==> flow/design.v <==
module bit32_2to1mux(out,sel,in1,in2);
input [31:0] in1,in2;
output [31:0] out;
input sel;
assign out = sel ? in2 : in1;
endmodule
module bit32AND (out,in1,in2);
input [31:0] in1,in2;
output [31:0] out;
assign {out}=in1 &in2;
endmodule
module bit32OR (out,in1,in2);
input [31:0] in1,in2;
output [31:0] out;
assign {out}=in1 | in2;
endmodule
module FA_dataflow (Cout, Sum,In1,In2,Cin);
input[31:0] In1,In2;
input Cin;
output Cout;
output[31:0] Sum;
assign {Cout,Sum}=In1+In2+Cin;
endmodule
module bit32_3to1_mux(out,sel,in1,in2,in3);
    input [31:0] in1, in2, in3;
    output [31:0] out;
    input [1:0] sel;
    wire[31:0] out1;
    bit32_2to1mux mux1(out1,sel[0],in1,in2);
    bit32_2to1mux mux2(out,sel[1],out1,in3);
endmodule
module ALU(in1, in2,binvert,carryin,op,result,carryout);
    input [31:0] in1,in2;
    output [31:0] result;
    input [1:0] op;
    input carryin;
    input binvert;
    output carryout;
    wire [31:0] andresult,orresult,sum,
    binvertresult;
    wire[31:0] b_inv;
    assign b_inv = ~in2;    
    bit32_2to1mux mux1(binvertresult,
    binvert,in2,b_inv);
    bit32AND ander(andresult,in1,binvertresult);
    bit32OR orer(orresult,in1,binvertresult);
    FA_dataflow adde(carryout,sum,in1,binvertresult,
    carryin);
    bit32_3to1_mux mux2(result,op,andresult,
    orresult,sum);
endmodule
module alu_control(o0,o1,o2,op, ALUOp1, ALUOp0);
    output o0,o1,o2;
    input [5:0] op;
    input ALUOp1, ALUOp0;
    assign o2 = ALUOp0 | (ALUOp1 & op[1]);
    assign o1 = (~ALUOp1) | (~op[2]);
    assign o0 = ALUOp1 & (op[3] | op[0]);
endmodule
module ANDarray (RegDst,ALUSrc, MemtoReg, RegWrite, MemRead, MemWrite,Branch,ALUOp0,ALUOp1,Op);
input [5:0] Op;
output RegDst,ALUSrc,MemtoReg, RegWrite, MemRead, MemWrite,Branch,ALUOp0,ALUOp1;
wire Rformat, lw,sw,beq,addi;
assign Rformat= (~Op[0])& (~Op[1])& (~Op[2])& (~Op[3])& (~Op[4])& (~Op[5]);
assign lw = (Op[5]) & (~Op[4]) & (~Op[3]) & (~Op[2]) & (Op[1]) & (Op[0]);
assign sw = (Op[5]) & (~Op[4]) & (Op[3]) & (~Op[2]) & (Op[1]) & (Op[0]);
assign beq = (~Op[5]) & (~Op[4]) & (~Op[3]) & (Op[2]) & (~Op[1]) & (~Op[0]);
assign addi = (~Op[5]) & (~Op[4]) & (Op[3]) & (~Op[2]) & (~Op[1]) & (~Op[0]);
assign RegDst=Rformat;
assign ALUSrc = lw | sw | addi;
assign MemtoReg = lw;
assign RegWrite = Rformat | lw | addi;
assign MemRead = lw;
assign MemWrite = sw;
assign Branch = beq;
assign ALUOp1 = Rformat;
assign ALUOp0 = beq;
endmodule
module sign_extender(outp, inp);
output[31:0] outp;
input[15:0] inp;
assign outp = (inp[15]==1)? {16'hFFFF,inp} : {16'h0000,inp};
endmodule
module RegFile32(clk,reset,ReadReg1,ReadReg2,WriteData,WriteReg,RegWrite,ReadData1,ReadData2); 
input clk, reset, RegWrite;
input[31:0] WriteData;
output[31:0] ReadData1, ReadData2;
input[4:0] ReadReg1, ReadReg2, WriteReg;
reg[1023:0] registers;
always @ (posedge clk or negedge reset)
begin
if (!reset)
registers <= 1024'b00;
else if (RegWrite)
registers[WriteReg*32 +: 32] <= WriteData;
end
assign ReadData1 = registers[ReadReg1*32 +: 32];
assign ReadData2 = registers[ReadReg2*32 +: 32];
endmodule
module data_memory(clk,Address,WriteData,MemWrite,ReadData); 
input clk, MemWrite;
input[31:0] WriteData;
output[31:0] ReadData;
input[4:0] Address;
reg[1023:0] registers;
always @ (posedge clk)
begin
if (MemWrite)
registers[Address*32 +: 32] <= WriteData;
end
assign ReadData = registers[Address*32 +: 32];
endmodule
module SCDDataPath(ALUout, instr, reset, clk);
output[31:0] ALUout;
input clk, reset;
input[31:0] instr;
wire[31:0] ReadMemData,in1,in2,aluresult,signextended,instruction, ReadData1, ReadData2, WriteData;
wire RegDst, ALUSrc, MemtoReg, RegWrite, MemRead, MemWrite, Branch, ALUOp0, ALUOp1, ALUOp2;
wire o0, o1, o2, carryout;
wire[4:0] WriteReg;
assign instruction = instr;
ANDarray control_unit(RegDst,ALUSrc, MemtoReg, RegWrite, MemRead, MemWrite,Branch,ALUOp0,ALUOp1,instruction[31:26]);
assign WriteReg = (RegDst==1)? instruction[15:11] : instruction[20:16];
RegFile32 register_file(clk,reset,instruction[25:21],instruction[20:16],WriteData,WriteReg,RegWrite,ReadData1,ReadData2);
sign_extender sign_extend(signextended, instruction[15:0]);
bit32_2to1mux alu_src_mux(in2,ALUSrc,ReadData2,signextended);
alu_control alu_con_instancce(o0,o1,o2,instruction[5:0], ALUOp1, ALUOp0);
ALU alu_instance(ReadData1,in2,o2,o2,{o1,o0},ALUout,carryout);
data_memory data_mem_instance(clk,ALUout[4:0],ReadData2,MemWrite,ReadMemData);
bit32_2to1mux data_mem_mux(WriteData,MemtoReg,ALUout,ReadMemData);
endmodule
---- Reports on SCDDataPath ----
What the tools print for SCDDataPath, step after step.
Lines are those of the file above, counted from 1.
Cell names lack the library's common part.
The mark n/a stands for no value.
set-up
  top module .............................. SCDDataPath
  clock ................................... clk
  standard-cell library ................... sky130hd
  timing corner ........................... tt_025C_1v80

---- Word-level counts ----
Counts by Yosys on the flattened word-level netlist (proc, flatten, opt, wreduce; memories kept). Register bits leave out memories and registers merged into their read ports (data or address); mux counts leave out enables and synchronous resets folded into registers. Print and check cells are left out. Cells with the same type and inputs are merged into one.
cells by class
  multiplexer cells ....................... 7
  shift operators ......................... 7
  bitwise gates (word level) .............. 49
  add/subtract/negate cells ............... 4
operator list
  kind                                                                  number
  1024-bit by 11-bit variable part select with 32-bit output            3
  1024-bit AND                                                          2
  1024-bit bitwise OR                                                   2
  1024-bit inverter                                                     2
  32-bit by 33-bit variable shift with 1024-bit output                  2
  32-bit by 33-bit variable shift with 1024-bit output with constant A  2
  32-bit two-way mux                                                    6
  10-bit negator with 33-bit output                                     2
  32-bit by 1-bit adder with 32-bit output                              1
  32-bit adder                                                          1
  32-bit AND                                                            1
  32-bit bitwise OR                                                     1
  32-bit inverter                                                       1
  1-bit AND                                                             25
  1-bit inverter                                                        8
  1-bit bitwise OR                                                      7
  5-bit two-way mux                                                     1
word-level totals
  cells after elaboration ................. 69
  bits in registers ....................... 2048
  output and inout port bits .............. 32

---- Logic depth ----
Yosys ltp: most cells in a row. Word level: on the elaborated netlist, between registers, memories and ports. Mapped: between sequential cells and ports; inverters and the memories' decode and read muxes count.
depth
  word-level depth ........................ 19
  ABC_AREA ................................ 0
  depth in mapped cells ................... 33
  depth with buffers taken out ............ 23

---- Netlist ----
Source: synth_stat.txt of the flow (Yosys; design flattened, memories mapped). It holds for the ABC_AREA given above (unset counts as 0); a run with the other value may have another netlist.
cells by type
  cell type  number  total area (um^2)
  edfxtp_1   1024    3.07E+04
  dfrtp_1    1024    2.56E+04
  mux4_2     876     1.97E+04
  mux2_2     1378    1.55E+04
  o21ai_0    578     2.89E+03
  nand2_1    724     2.72E+03
  clkbuf_1   537     2.02E+03
  mux2i_1    168     1.68E+03
  o221ai_1   131     1147.35
  a22oi_1    140     1.05E+03
  ha_1       69      863.328
  buf_2      152     760.73
  mux2_1     65      731.952
  nor2_1     127     476.707
  a211oi_1   61      457.939
  o211ai_1   52      390.374
  xnor2_1    42      367.853
  inv_1      89      334.07
Other cell types: 76; their cells: 581.
mapped netlist
  mapped cells ............................ 7818
  sequential area ......................... 56374.1 um^2
  cell area after synthesis ............... 111587.0 um^2
  buffers ................................. 820
  flip-flops .............................. 2048
The figures by module come from a second, unflattened synthesis with its own total; it is not the netlist above.
second synthesis, totals
  cell total of the unflattened synthesis .. 8811
  area total of the unflattened synthesis .. 113771.6 um^2
Each row is one instance without its submodules.
modules
  module          area (um^2)  times used  cells
  RegFile32       55687.2      1           4629
  data_memory     52576.7      1           3594
  bit32_2to1mux   544.3        5           36
  FA_dataflow     1854.3       1           259
  sign_extender   240.2        1           32
  bit32AND        200.2        1           32
  bit32OR         200.2        1           32
  ALU             120.1        1           32
  ANDarray        96.3         1           13
  SCDDataPath     56.3         1           5
  alu_control     18.8         1           3
  bit32_3to1_mux  0.0          1           0

---- Worst setup path after synthesis ----
OpenSTA on the mapped netlist: ideal clock, no wires. The path of least setup slack (recovery checks aside). Input and output delay are each 20% of the period. Register names are those of the netlist, which keeps one name where synthesis merged equal registers.
timing path post-synthesis
  kind .................................... input to register
  from .................................... input port instr[30]
  to ...................................... register data_mem_instance.registers[0]
  setup time .............................. 4.916 ns
  launch time at the first pin ............ 2.100 ns
  delay of the path ....................... 100.986 ns
  slack ................................... -92.586 ns
  arrival time ............................ 98.170 ns
  clock period ............................ 10.5 ns
  buffers on the path ..................... 1
  driving pins on the path ................ 2
  data required time ...................... 5.584 ns
  period reached after synthesis .......... 103.086 ns
"delay of the path" = arrival - input delay + setup time.
"driving pins on the path": output pins that drive a net of the path, with the launching flip-flop's if there is one; two outputs of one cell count as two.
"period reached after synthesis" is the clock period less the worst setup slack; recovery checks do not enter. This is arithmetic on one report: input and output delays are still those of the set period (20% each).
Between the ends stands the longest chain of elaborated cells between them, by number of cells; it is not shown to be the way that was timed. Of several equally long chains one is given.
Each line given opens the expression or statement behind the cell; cells for indexed reads and writes are added by Yosys, which also makes memories of some case tables.
Where a signal picks the word or bit written, the line may be left out of the assigning lines.
The path ends at the enable pin of a flip-flop; only ways to that pin are counted.
on the way, post-synthesis
  path through ............................ clkbuf_1 nor4_1
  cells in the longest elaborated chain ... 6
ends and longest elaborated chain, post-synthesis
  item             line  RTL
  start, declared  116   input[31:0] instr;
  1-bit inverter   66    assign sw = (Op[5]) & (~Op[4]) & (Op[3]) & (~Op[2]) & (Op[1]) & (Op[0]);
  1-bit AND x5     66
  end, declared    105   reg[1023:0] registers;

---- Timing after layout ----
From the final timing report of flow run 1: the path of least setup slack in the routed layout; clock arrival at registers is part of the times.
timing path post-layout
  kind .................................... input to output
  from .................................... input port instr[16]
  to ...................................... output port ALUout[29]
  arrival time ............................ 6.89 ns
  clock period ............................ 9.61 ns
  data required time ...................... 7.69 ns
  launch time at the first pin ............ 1.92 ns
  external output delay ................... 1.92 ns
  slack ................................... 0.80 ns
  driving pins on the path ................ 24
  buffers on the path ..................... 9
Between the ends stands the longest chain of elaborated cells between them, by number of cells; it is not shown to be the way that was timed. Of several equally long chains one is given.
on the way, post-layout
  path through ............................ buf_16 buf_12 buf_12 buf_16 mux4_2 mux4_2 mux2_2 mux2i_2 xnor2_2 ha_4 buf_4 a21o_1 a21o_1 a21oi_2 o21ai_1 o2111ai_1 buf_4 a2111oi_2 buf_4 nor2_1 xor2_1 a21oi_1 buf_4 buf_6
  cells in the longest elaborated chain ... 7
ends and longest elaborated chain, post-layout
  item                                                        line  RTL
  start, declared                                             116   input[31:0] instr;
  1024-bit by 11-bit variable part select with 32-bit output  98    assign ReadData2 = registers[ReadReg2*32 +: 32];
  32-bit two-way mux                                          5     assign out = sel ? in2 : in1;
  32-bit inverter                                             42    assign b_inv = ~in2;
  32-bit two-way mux                                          5
  32-bit adder                                                22    assign {Cout,Sum}=In1+In2+Cin;
  32-bit by 1-bit adder with 32-bit output                    22
  32-bit two-way mux                                          5
  end, declared                                               114   output[31:0] ALUout;

Memo
Re: implementation data of SCDDataPath

Measured results for SCDDataPath: 2 stored runs of the Yosys and OpenROAD flow on sky130hd. The settings differ; the order carries no meaning. The constraints put input and output delay at 20% of the set period each and load the outputs with 0.01 pF.
"achieved clock period (ns)": clock period set for the run, less the worst setup slack. It is reckoned from that one timing run; input and output delays stay at 20% of the period that was set.
"worst setup path time (ns)" = time allowed to the worst setup path (clock period - input delay - output delay, where it has them) - its slack; a late launch clock adds to it, a late capture clock takes from it.
"finish__power__total": no workload was simulated; the value follows from the tool's default switching activity.

Flow files of flow run 1
==> flow/run.sh <==
#!/bin/bash
# the make line also repeats the synthesis and layout settings of config.mk as NAME=value (left out here)
make -C /OpenROAD-flow-scripts/flow DESIGN_CONFIG=/design/flow/config.mk WORK_HOME=/design/flow/orfs CLKGATE_MAP_FILE= finish
==> flow/config.mk <==
export PLATFORM = sky130hd
export DESIGN_NAME = SCDDataPath
export DESIGN_NICKNAME = SCDDataPath
export VERILOG_FILES = /design/flow/design.v
export SDC_FILE = /design/flow/constraint.sdc
export NUM_CORES = 4
export LEC_CHECK = 0
export CAP_MARGIN = 20
export CELL_PAD_IN_SITES_DETAIL_PLACEMENT = 0
export CELL_PAD_IN_SITES_GLOBAL_PLACEMENT = 2
export CORE_MARGIN = 2
export CORE_UTILIZATION = 61
export CTS_CLUSTER_DIAMETER = 322
export CTS_CLUSTER_SIZE = 99
export GPL_ROUTABILITY_DRIVEN = 1
export MAX_ROUTING_LAYER = met4
export MIN_ROUTING_LAYER = met2
export PLACE_DENSITY_LB_ADDON = 0.15
export SETUP_SLACK_MARGIN = 1.45
export SLEW_MARGIN = 35
==> flow/constraint.sdc <==
create_clock -name core_clock -period 9.61 [get_ports {clk}]
set_input_delay 1.9220 -clock core_clock [delete_from_list [all_inputs] [get_ports {clk}]]
set_output_delay 1.9220 -clock core_clock [all_outputs]
set_load 0.01 [all_outputs]

report of flow run 1
yosys chip area after synthesis (um^2): 111587.0
finish__design__die__area: 186365.0
finish__design__instance__area__stdcell: 119714.0
finish__design__instance__utilization: 0.6602
finish__timing__setup__ws: 0.796
finish__timing__setup__tns: 0.000
finish__timing__hold__ws: 0.542
finish__power__total: 1.481e-02
achieved clock period (ns): 8.814
worst setup path time (ns): 4.97
worst setup path kind: input to output

Flow files of flow run 2
==> flow/run.sh <==
#!/bin/bash
# the make line also repeats the synthesis and layout settings of config.mk as NAME=value (left out here)
make -C /OpenROAD-flow-scripts/flow DESIGN_CONFIG=/design/flow/config.mk WORK_HOME=/design/flow/orfs CLKGATE_MAP_FILE= finish
==> flow/config.mk <==
export PLATFORM = sky130hd
export DESIGN_NAME = SCDDataPath
export DESIGN_NICKNAME = SCDDataPath
export VERILOG_FILES = /design/flow/design.v
export SDC_FILE = /design/flow/constraint.sdc
export NUM_CORES = 4
export LEC_CHECK = 0
export ABC_AREA = 1
export CAP_MARGIN = 20
export CORE_ASPECT_RATIO = 1.11
export CORE_MARGIN = 7
export CORE_UTILIZATION = 40
export GPL_ROUTABILITY_DRIVEN = 0
export GPL_TIMING_DRIVEN = 0
export HOLD_SLACK_MARGIN = 0.22
export MAX_ROUTING_LAYER = met5
export MIN_ROUTING_LAYER = met1
export PLACE_DENSITY_LB_ADDON = 0.25
export SETUP_SLACK_MARGIN = 2.69
export SLEW_MARGIN = 10
export TNS_END_PERCENT = 85
==> flow/constraint.sdc <==
create_clock -name core_clock -period 10.5 [get_ports {clk}]
set_input_delay 2.1000 -clock core_clock [delete_from_list [all_inputs] [get_ports {clk}]]
set_output_delay 2.1000 -clock core_clock [all_outputs]
set_load 0.01 [all_outputs]

report of flow run 2: did not finish, route, GRT-0116
